==> flow/design.v <==
module invert (input wire i, output wire o);
   assign o = !i;
endmodule
module and2 (input wire i0, i1, output wire o);
  assign o = i0 & i1;
endmodule
module or2 (input wire i0, i1, output wire o);
  assign o = i0 | i1;
endmodule
module xor2 (input wire i0, i1, output wire o);
  assign o = i0 ^ i1;
endmodule
module and3 (input wire i0, i1, i2, output wire o);
   wire t;
   and2 and2_0 (i0, i1, t);
   and2 and2_1 (i2, t, o);
endmodule
module or3 (input wire i0, i1, i2, output wire o);
   wire t;
   or2 or2_0 (i0, i1, t);
   or2 or2_1 (i2, t, o);
endmodule
module xor3 (input wire i0, i1, i2, output wire o);
   wire t;
   xor2 xor2_0 (i0, i1, t);
   xor2 xor2_1 (i2, t, o);
endmodule
module and5(input wire i0, i1, i2, i3, i4, output wire o);
  wire t1;
  and3 a1(i0,i1,i2,t1);
  and3 a2(i3,i4,t1,o);
endmodule
module or5(input wire i0, i1, i2, i3, i4, output wire o);
  wire t1;
  or3 o1(i0,i1,i2,t1);
  or3 o2(i3,i4,t1,o);
endmodule
module mux2 (input wire i0, i1, j, output wire o);
  assign o = (j==0)?i0:i1;
endmodule
module mux4 (input wire [0:3] i, input wire j1, j0, output wire o);
  wire  t0, t1;
  mux2 mux2_0 (i[0], i[1], j0, t0);
  mux2 mux2_1 (i[2], i[3], j0, t1);
  mux2 mux2_2 (t0, t1, j1, o);
endmodule
module mux8 (input wire [0:7] i, input wire j2, j1, j0, output wire o);
  wire  t0, t1;
  mux4 mux4_0 (i[0:3], j1, j0, t0);
  mux4 mux4_1 (i[4:7], j1, j0, t1);
  mux2 mux2_0 (t0, t1, j2, o);
endmodule
module mux16 (input wire [0:15] i, input wire j3, j2, j1, j0, output wire o);
  wire  t0, t1;
  mux8 mux8_0 (i[0:7], j2, j1, j0, t0);
  mux8 mux8_1 (i[8:15], j2, j1, j0, t1);
  mux2 mux2_0 (t0, t1, j3, o);
endmodule
module demux2 (input wire i, j, output wire o0, o1);
  assign o0 = (j==0)?i:1'b0;
  assign o1 = (j==1)?i:1'b0;
endmodule
module demux4 (input wire i, input wire j1, j0, output wire [0:3] o);
  wire  t0, t1;
  demux2 demux2_0 (i, j1, t0, t1);
  demux2 demux2_1 (t0, j0, o[0], o[1]);
  demux2 demux2_2 (t1, j0, o[2], o[3]);
endmodule
module demux8 (input wire i, j2, j1, j0, output wire [0:7] o);
  wire  t0, t1;
  demux2 demux2_0 (i, j2, t0, t1);
  demux4 demux4_0 (t0, j1, j0, o[0:3]);
  demux4 demux4_1 (t1, j1, j0, o[4:7]);
endmodule
module demux16 (input wire i, j3, j2, j1, j0, output wire [0:15] o);
  wire  t0, t1;
  demux2 demux2_0 (i, j3, t0, t1);
  demux8 demux4_0 (t0, j2, j1, j0, o[0:7]);
  demux8 demux4_1 (t1, j2, j1, j0, o[8:15]);
endmodule
module df (input wire clk, in, output wire out);
  reg df_out;
  always@(posedge clk) df_out <= in;
  assign out = df_out;
endmodule
module dfr (input wire clk, reset, in, output wire out);
  wire reset_, df_in;
  invert invert_0 (reset, reset_);
  and2 and2_0 (in, reset_, df_in);
  df df_0 (clk, df_in, out);
endmodule
module dfr16 (input wire clk,reset, input wire [15:0] in, output wire [15:0] out);
  dfr d0(clk,reset, in[0], out[0]);
  dfr d1(clk,reset, in[1], out[1]);
  dfr d2(clk,reset, in[2], out[2]);
  dfr d3(clk,reset, in[3], out[3]);
  dfr d4(clk,reset, in[4], out[4]);
  dfr d5(clk,reset, in[5], out[5]);
  dfr d6(clk,reset, in[6], out[6]);
  dfr d7(clk,reset, in[7], out[7]);
  dfr d8(clk,reset, in[8], out[8]);
  dfr d9(clk,reset, in[9], out[9]);
  dfr d10(clk,reset, in[10], out[10]);
  dfr d11(clk,reset, in[11], out[11]);
  dfr d12(clk,reset, in[12], out[12]);
  dfr d13(clk,reset, in[13], out[13]);
  dfr d14(clk,reset, in[14], out[14]);
  dfr d15(clk,reset, in[15], out[15]);
endmodule
module dfrl (input wire clk, reset, load, in, output wire out);
  wire _in;
  mux2 mux2_0(out, in, load, _in);
  dfr dfr_1(clk, reset, _in, out);
endmodule
module ha(input wire i0, i1, output wire sum, cout);
  xor2 _i0(i0, i1, sum);
  and2 _i1(i0, i1, cout);
endmodule
module fa (input wire i0, i1, cin, output wire sum, cout);
   wire t0, t1, t2;
   xor3 _i0 (i0, i1, cin, sum);
   and2 _i1 (i0, i1, t0);
   and2 _i2 (i1, cin, t1);
   and2 _i3 (cin, i0, t2);
   or3 _i4 (t0, t1, t2, cout);
endmodule
module addsub (input wire addsub, i0, i1, cin, output wire sumdiff, cout);
  wire t;
  fa _i0 (i0, t, cin, sumdiff, cout);
  xor2 _i1 (i1, addsub, t);
endmodule
module bin_counter(input wire clk, reset, in, output wire[3:0] out);
    wire[3:0] t0,t1;
    dfrl d0(clk,reset,in,t0[0],out[0]);
    dfrl d1(clk,reset,in,t0[1],out[1]);
    dfrl d2(clk,reset,in,t0[2],out[2]);
    dfrl d3(clk,reset,in,t0[3],out[3]);
    ha h0(out[0],in,t0[0],t1[0]);
    ha h1(out[1],t1[0],t0[1],t1[1]);
    ha h2(out[2],t1[1],t0[2],t1[2]);
    ha h3(out[3],t1[2],t0[3],t1[3]);
endmodule
module reg_file_slice (input wire clk, reset, wr, rd, input wire [3:0] rd_addr, wr_addr, input wire d_in, output wire d_out);
	wire [0:15] t1,t2;
	wire t3;
	demux16 dm1(wr, wr_addr[3], wr_addr[2], wr_addr[1], wr_addr[0], t1);
	dfrl d0 (clk,reset,t1[0] ,d_in,t2[0]);
	dfrl d1 (clk,reset,t1[1] ,d_in,t2[1]);
	dfrl d2 (clk,reset,t1[2] ,d_in,t2[2]);
	dfrl d3 (clk,reset,t1[3] ,d_in,t2[3]);
	dfrl d4 (clk,reset,t1[4] ,d_in,t2[4]);
	dfrl d5 (clk,reset,t1[5] ,d_in,t2[5]);
	dfrl d6 (clk,reset,t1[6] ,d_in,t2[6]);
	dfrl d7 (clk,reset,t1[7] ,d_in,t2[7]);
	dfrl d8 (clk,reset,t1[8] ,d_in,t2[8]);
	dfrl d9 (clk,reset,t1[9] ,d_in,t2[9]);
	dfrl d10(clk,reset,t1[10],d_in,t2[10]);
	dfrl d11(clk,reset,t1[11],d_in,t2[11]);
	dfrl d12(clk,reset,t1[12],d_in,t2[12]);
	dfrl d13(clk,reset,t1[13],d_in,t2[13]);
	dfrl d14(clk,reset,t1[14],d_in,t2[14]);
    dfrl d15(clk,reset,t1[15],d_in,t2[15]);
	mux16 m1(t2, rd_addr[3], rd_addr[2], rd_addr[1], rd_addr[0], t3);
	and2 a1(t3, rd, d_out);
endmodule
module full_empty(input wire[3:0] front,rear, output wire full, empty);
	wire [3:0] t,out;
	wire t1,t2;
	addsub as1(1, front[0], rear[0], 1, out[0], t[0]);
	addsub as2(1, front[1], rear[1], t[0], out[1], t[1]);
	addsub as3(1, front[2], rear[2], t[1], out[2], t[2]);
	addsub as4(1, front[3], rear[3], t[2], out[3], t[3]);
	invert i1(t[3],t1);
	and5 a1(out[0],out[1],out[2],out[3],1'b1,full);
	or5 o1(out[0],out[1],out[2],out[3],t1,t2);
	invert i2(t2,empty);
endmodule
module memory(input wire clk, reset, wr, rd, input wire[3:0] wr_addr, rd_addr, input wire[15:0] d_in, output wire[15:0] d_out);
	reg_file_slice r0 (clk,reset,wr,rd,rd_addr,wr_addr,d_in[0], d_out[0]);
	reg_file_slice r1 (clk,reset,wr,rd,rd_addr,wr_addr,d_in[1], d_out[1]);
	reg_file_slice r2 (clk,reset,wr,rd,rd_addr,wr_addr,d_in[2], d_out[2]);
	reg_file_slice r3 (clk,reset,wr,rd,rd_addr,wr_addr,d_in[3], d_out[3]);
	reg_file_slice r4 (clk,reset,wr,rd,rd_addr,wr_addr,d_in[4], d_out[4]);
	reg_file_slice r5 (clk,reset,wr,rd,rd_addr,wr_addr,d_in[5], d_out[5]);
	reg_file_slice r6 (clk,reset,wr,rd,rd_addr,wr_addr,d_in[6], d_out[6]);
	reg_file_slice r7 (clk,reset,wr,rd,rd_addr,wr_addr,d_in[7], d_out[7]);
	reg_file_slice r8 (clk,reset,wr,rd,rd_addr,wr_addr,d_in[8], d_out[8]);
	reg_file_slice r9 (clk,reset,wr,rd,rd_addr,wr_addr,d_in[9], d_out[9]);
	reg_file_slice r10(clk,reset,wr,rd,rd_addr,wr_addr,d_in[10],d_out[10]);
	reg_file_slice r11(clk,reset,wr,rd,rd_addr,wr_addr,d_in[11],d_out[11]);
	reg_file_slice r12(clk,reset,wr,rd,rd_addr,wr_addr,d_in[12],d_out[12]);
	reg_file_slice r13(clk,reset,wr,rd,rd_addr,wr_addr,d_in[13],d_out[13]);
	reg_file_slice r14(clk,reset,wr,rd,rd_addr,wr_addr,d_in[14],d_out[14]);
	reg_file_slice r15(clk,reset,wr,rd,rd_addr,wr_addr,d_in[15],d_out[15]);
endmodule
module fifo(input wire clk,reset,wr,rd, input wire[15:0] d_in, output wire full,empty, output wire[15:0] d_out);
	wire[3:0] front,rear;
	wire[15:0] t;
	wire front_inc,rear_inc,full_,empty_;
	full_empty f0(front,rear,full,empty);
	invert i0(full,full_);
	invert i1(empty,empty_);
	and2 a1(wr,full_,front_inc);
	bin_counter bc0(clk,reset,front_inc,front);
	and2 a2(rd,empty_,rear_inc);
	bin_counter bc1(clk,reset,rear_inc,rear);
	memory m0(clk, reset, front_inc, rear_inc, front, rear, d_in, t);
	dfr16 d0(clk, reset, t, d_out);
endmodule
Tool chain data of fifo:

Tool output for the design above, in the order of the flow.
Lines are those of the file above, counted from 1.
Cell names lack the library's common part.
A cell with - has no value.

* top module: fifo
* clock port: clk
* standard-cell library: sky130hd
* corner: tt_025C_1v80

After elaboration:

Counts by Yosys on the flattened word-level netlist (proc, flatten, opt, wreduce; memories kept). Register bits leave out memories and registers merged into their read ports (data or address); mux counts leave out enables and synchronous resets folded into registers. Print and check cells are left out. Cells with the same type and inputs are merged into one.

* register bits after elaboration: 280
* input bits: 20
* output and inout port bits: 18
* elaborated cells: 1167

* multiplexer cells: 534
* bitwise logic cells: 349
* reductions and logical operators: 4

Operators with widths (number)
* two-way mux 1 bit: 534
* bitwise AND 1 bit: 317
* XOR 1 bit: 15
* OR 1 bit: 12
* NOT 1 bit: 5
* zero test 1 bit: 4

Depth:

Longest topological path by Yosys (ltp), each cell counted once; first at word level (registers and memories cut), then after technology mapping (sequential cells cut; the memories' decode and read muxes count).

* word-level depth: 23
* ABC_AREA: 1
* mapped depth: 20
* mapped depth without buffers: 17

Mapped cells and area:

Yosys stat after the flow's synthesis: flattened, memories mapped to cells. It holds for the ABC_AREA given above (unset counts as 0); a run with the other value may have another netlist.

* mapped cells: 2118
* chip area (Yosys): 13979.7 µm²
* sequential part of the area: 5605.4 µm²
* flip-flop cells: 280
* buffers: 215

Cells by type
* dfxtp_1: number 280, total area 5.61E+03 µm²
* nand3_1: number 404, total area 2.02E+03 µm²
* nand2_1: number 520, total area 1.95E+03 µm²
* a21oi_1: number 306, total area 1.53E+03 µm²
* nor2_1: number 300, total area 1126.08 µm²
* buf_2: number 81, total area 405.389 µm²
* buf_4: number 35, total area 262.752 µm²
* clkbuf_1: number 60, total area 225.216 µm²
* buf_6: number 19, total area 213.955 µm²
* inv_1: number 45, total area 168.912 µm²
* ha_1: number 7, total area 87.584 µm²
* o21ai_0: number 16, total area 80.077 µm²
* nor2_4: number 7, total area 78.826 µm²
* buf_1: number 20, total area 75.072 µm²
* fa_1: number 3, total area 60.058 µm²
* a211oi_1: number 4, total area 30.029 µm²
* nand4_1: number 4, total area 25.024 µm²
* clkinv_1: number 3, total area 11.261 µm²

Other cell types: 3; their cells: 4.

Timing after synthesis:

Source: OpenSTA report_checks on the synthesized netlist (no wires, ideal clock, input and output delay 20% of the period each), path of least setup slack; recovery checks are left aside. Register names are those of the netlist, which keeps one name where synthesis merged equal registers.

* path type: register to output
* from: register bc0.d0.dfr_1.df_0.df_out
* to: output full
* clock period: 5.0 ns
* external output delay: 1.000 ns
* time at the first pin: 0.000 ns
* data arrival time: 2.686 ns
* required time: 4.000 ns
* slack: 1.314 ns
* delay of the path: 2.686 ns
* driving pins on the path: 14
* path buffers: 3
* period reached after synthesis: 3.686 ns

"delay of the path" = arrival - input delay + setup time.
A path that ends at an output port has no setup time.
"driving pins on the path": output pins that drive a net of the path, with the launching flip-flop's if there is one; two outputs of one cell count as two.
"period reached after synthesis" is the clock period less the worst setup slack; recovery checks do not enter. This is arithmetic on one report: input and output delays are still those of the set period (20% each).
The rows between start and end are the longest chain of elaborated cells between them; the timing report does not say that the signal goes this way. Where chains are equally long, one stands for them.
A line is the first line of the expression or statement that the cell stems from. Yosys adds cells for indexed reads and writes and turns some case tables into memories.

* cells stage by stage: dfxtp_1 -> buf_2 -> inv_2 -> clkbuf_1 -> buf_2 -> ha_1 -> inv_1 -> fa_1 -> fa_1 -> inv_1 -> fa_1 -> nor2_1 -> nand2_2 -> inv_1
* length of the longest elaborated chain: 11
* elaborated cells on any way between the ends: 19
* source lines of those cells: 3
* classes of those cells: logic (19)

Ends and longest elaborated chain, post-synthesis
* start, declared: line 82 `reg df_out;`
* start, assigned: line 83 `always@(posedge clk) df_out <= in;`
* bitwise AND 1 bit: line 5 `assign o = i0 & i1;`
* OR 1 bit x2: line 8 `assign o = i0 | i1;`
* bitwise AND 1 bit: line 5
* OR 1 bit x2: line 8
* bitwise AND 1 bit: line 5
* OR 1 bit x2: line 8
* XOR 1 bit: line 11 `assign o = i0 ^ i1;`
* bitwise AND 1 bit: line 5
* end, declared: line 196 `module fifo(input wire clk,reset,wr,rd, input wire[15:0] d_in, output wire full,empty, output wire[15:0] d_out ...`

Path in the finished layout:

Path of least setup slack in the final report of flow run 1 (OpenROAD, finished layout, wires in). Where an end is a register, its clock arrival counts in the times.

* path type: register to output
* from: register bc0.d0.dfr_1.df_0.df_out
* to: output full
* clock period: 6.9 ns
* external output delay: 1.38 ns
* time at the first pin: 0.54 ns
* data arrival time: 3.78 ns
* required time: 5.52 ns
* slack: 1.74 ns
* driving pins on the path: 12
* path buffers: 1

The rows between start and end are the longest chain of elaborated cells between them; the timing report does not say that the signal goes this way. Where chains are equally long, one stands for them.

* cells stage by stage: dfxtp_4 -> inv_6 -> ha_1 -> inv_1 -> fa_1 -> fa_1 -> inv_1 -> fa_1 -> nor2_1 -> nand2_2 -> inv_1 -> clkdlybuf4s50_1
* length of the longest elaborated chain: 11
* elaborated cells on any way between the ends: 19
* source lines of those cells: 3
* classes of those cells: logic (19)

Ends and longest elaborated chain, post-layout
* start, declared: line 82 `reg df_out;`
* start, assigned: line 83 `always@(posedge clk) df_out <= in;`
* bitwise AND 1 bit: line 5 `assign o = i0 & i1;`
* OR 1 bit x2: line 8 `assign o = i0 | i1;`
* bitwise AND 1 bit: line 5
* OR 1 bit x2: line 8
* bitwise AND 1 bit: line 5
* OR 1 bit x2: line 8
* XOR 1 bit: line 11 `assign o = i0 ^ i1;`
* bitwise AND 1 bit: line 5
* end, declared: line 196 `module fifo(input wire clk,reset,wr,rd, input wire[15:0] d_in, output wire full,empty, output wire[15:0] d_out ...`

Wiki page: fifo / flow data

Design fifo on sky130hd. What follows are 5 stored runs of the flow, each under its own settings; their order means nothing. The constraints put input and output delay at 20% of the set period each and load the outputs with 0.01 pF.
By "period achieved" is meant the clock period of the run minus its worst setup slack. This is arithmetic on one report: input and output delays are still those of the set period (20% each).
"time on the worst setup path": the worst setup path's part of the clock period (all of it between registers, 20% less for each end at a port) less its slack. A launch clock that arrives late makes it longer, a capture clock that arrives late makes it shorter.
"power consumption" is the tool's figure for a default switching activity; nothing was simulated.

### Flow run 1

Settings: `ABC_AREA=1`, `CELL_PAD_IN_SITES_GLOBAL_PLACEMENT=3`, `CORE_UTILIZATION=28`, `PLACE_DENSITY=0.69`, `period_ns=6.9`, `CAP_MARGIN=20`, `CORE_MARGIN=2`, `SLEW_MARGIN=20`

- Time on the worst setup path: 3.78 ns
- Class of the worst setup path: register to output
- Lowest hold slack: 0.476 ns
- Standard-cell area after layout: 15636.2 µm²
- Setup slack of the worst path: 1.744 ns
- Total negative slack: 0.000 ns
- Netlist area reported by Yosys: 13979.7 µm²
- Area of the die: 51731.2 µm²
- Post-route utilization: 0.318
- Period achieved: 5.156 ns
- Power consumption: 4.878 mW

### Flow run 2

Settings: `ABC_AREA=1`, `CELL_PAD_IN_SITES_DETAIL_PLACEMENT=1`, `CELL_PAD_IN_SITES_GLOBAL_PLACEMENT=3`, `CORE_ASPECT_RATIO=1.71`, `CORE_MARGIN=3`, `CORE_UTILIZATION=24`, `CTS_CLUSTER_DIAMETER=179`, `CTS_CLUSTER_SIZE=37`, `GPL_ROUTABILITY_DRIVEN=0`, `GPL_TIMING_DRIVEN=0`, `MIN_ROUTING_LAYER=met1`, `PLACE_DENSITY_LB_ADDON=0.05`, `TNS_END_PERCENT=60`, `period_ns=2.76`, `CAP_MARGIN=20`, `SLEW_MARGIN=20`

- Area of the die: 61284.1 µm²
- Period achieved: 3.278 ns
- Total negative slack: -84.686 ns
- Netlist area reported by Yosys: 13979.7 µm²
- Setup slack of the worst path: -0.518 ns
- Time on the worst setup path: 2.73 ns
- Class of the worst setup path: register to output
- Lowest hold slack: 0.461 ns
- Power consumption: 11.754 mW
- Post-route utilization: 0.316
- Standard-cell area after layout: 18174.9 µm²

### Flow run 3

Settings: `CAP_MARGIN=25`, `CELL_PAD_IN_SITES_DETAIL_PLACEMENT=2`, `CORE_UTILIZATION=40`, `GPL_TIMING_DRIVEN=0`, `PLACE_DENSITY=0.6`, `period_ns=5.0`, `CORE_MARGIN=2`, `SLEW_MARGIN=20`

- Period achieved: 4.733 ns
- Power consumption: 5.365 mW
- Time on the worst setup path: 3.73 ns
- Class of the worst setup path: register to output
- Lowest hold slack: 0.460 ns
- Post-route utilization: 0.46
- Area of the die: 31999.8 µm²
- Total negative slack: 0.000 ns
- Standard-cell area after layout: 13947.1 µm²
- Netlist area reported by Yosys: 12234.2 µm²
- Setup slack of the worst path: 0.267 ns

### Flow run 4

Settings: `CELL_PAD_IN_SITES_DETAIL_PLACEMENT=1`, `CORE_ASPECT_RATIO=1.71`, `CORE_MARGIN=3`, `CORE_UTILIZATION=24`, `GPL_ROUTABILITY_DRIVEN=0`, `MIN_ROUTING_LAYER=met2`, `PLACE_DENSITY_LB_ADDON=0.05`, `period_ns=5.0`, `CAP_MARGIN=20`, `SLEW_MARGIN=20`

- Total negative slack: 0.000 ns
- Setup slack of the worst path: 0.421 ns
- Standard-cell area after layout: 14010.9 µm²
- Netlist area reported by Yosys: 12234.2 µm²
- Post-route utilization: 0.28
- Lowest hold slack: 0.454 ns
- Power consumption: 5.444 mW
- Period achieved: 4.579 ns
- Time on the worst setup path: 3.58 ns
- Class of the worst setup path: register to output
- Area of the die: 53818.9 µm²

### Flow run 5

Settings: `ABC_AREA=1`, `CAP_MARGIN=25`, `CELL_PAD_IN_SITES_DETAIL_PLACEMENT=0`, `CORE_MARGIN=4`, `CORE_UTILIZATION=40`, `CTS_CLUSTER_SIZE=44`, `GPL_TIMING_DRIVEN=1`, `MAX_ROUTING_LAYER=met5`, `PLACE_DENSITY=0.6`, `SLEW_MARGIN=35`, `TNS_END_PERCENT=60`, `period_ns=5.0`

- Total negative slack: 0.000 ns
- Power consumption: 6.165 mW
- Period achieved: 4.244 ns
- Setup slack of the worst path: 0.756 ns
- Standard-cell area after layout: 15110.7 µm²
- Area of the die: 38003.6 µm²
- Netlist area reported by Yosys: 13979.7 µm²
- Time on the worst setup path: 3.24 ns
- Class of the worst setup path: register to output
- Post-route utilization: 0.437
- Lowest hold slack: 0.479 ns
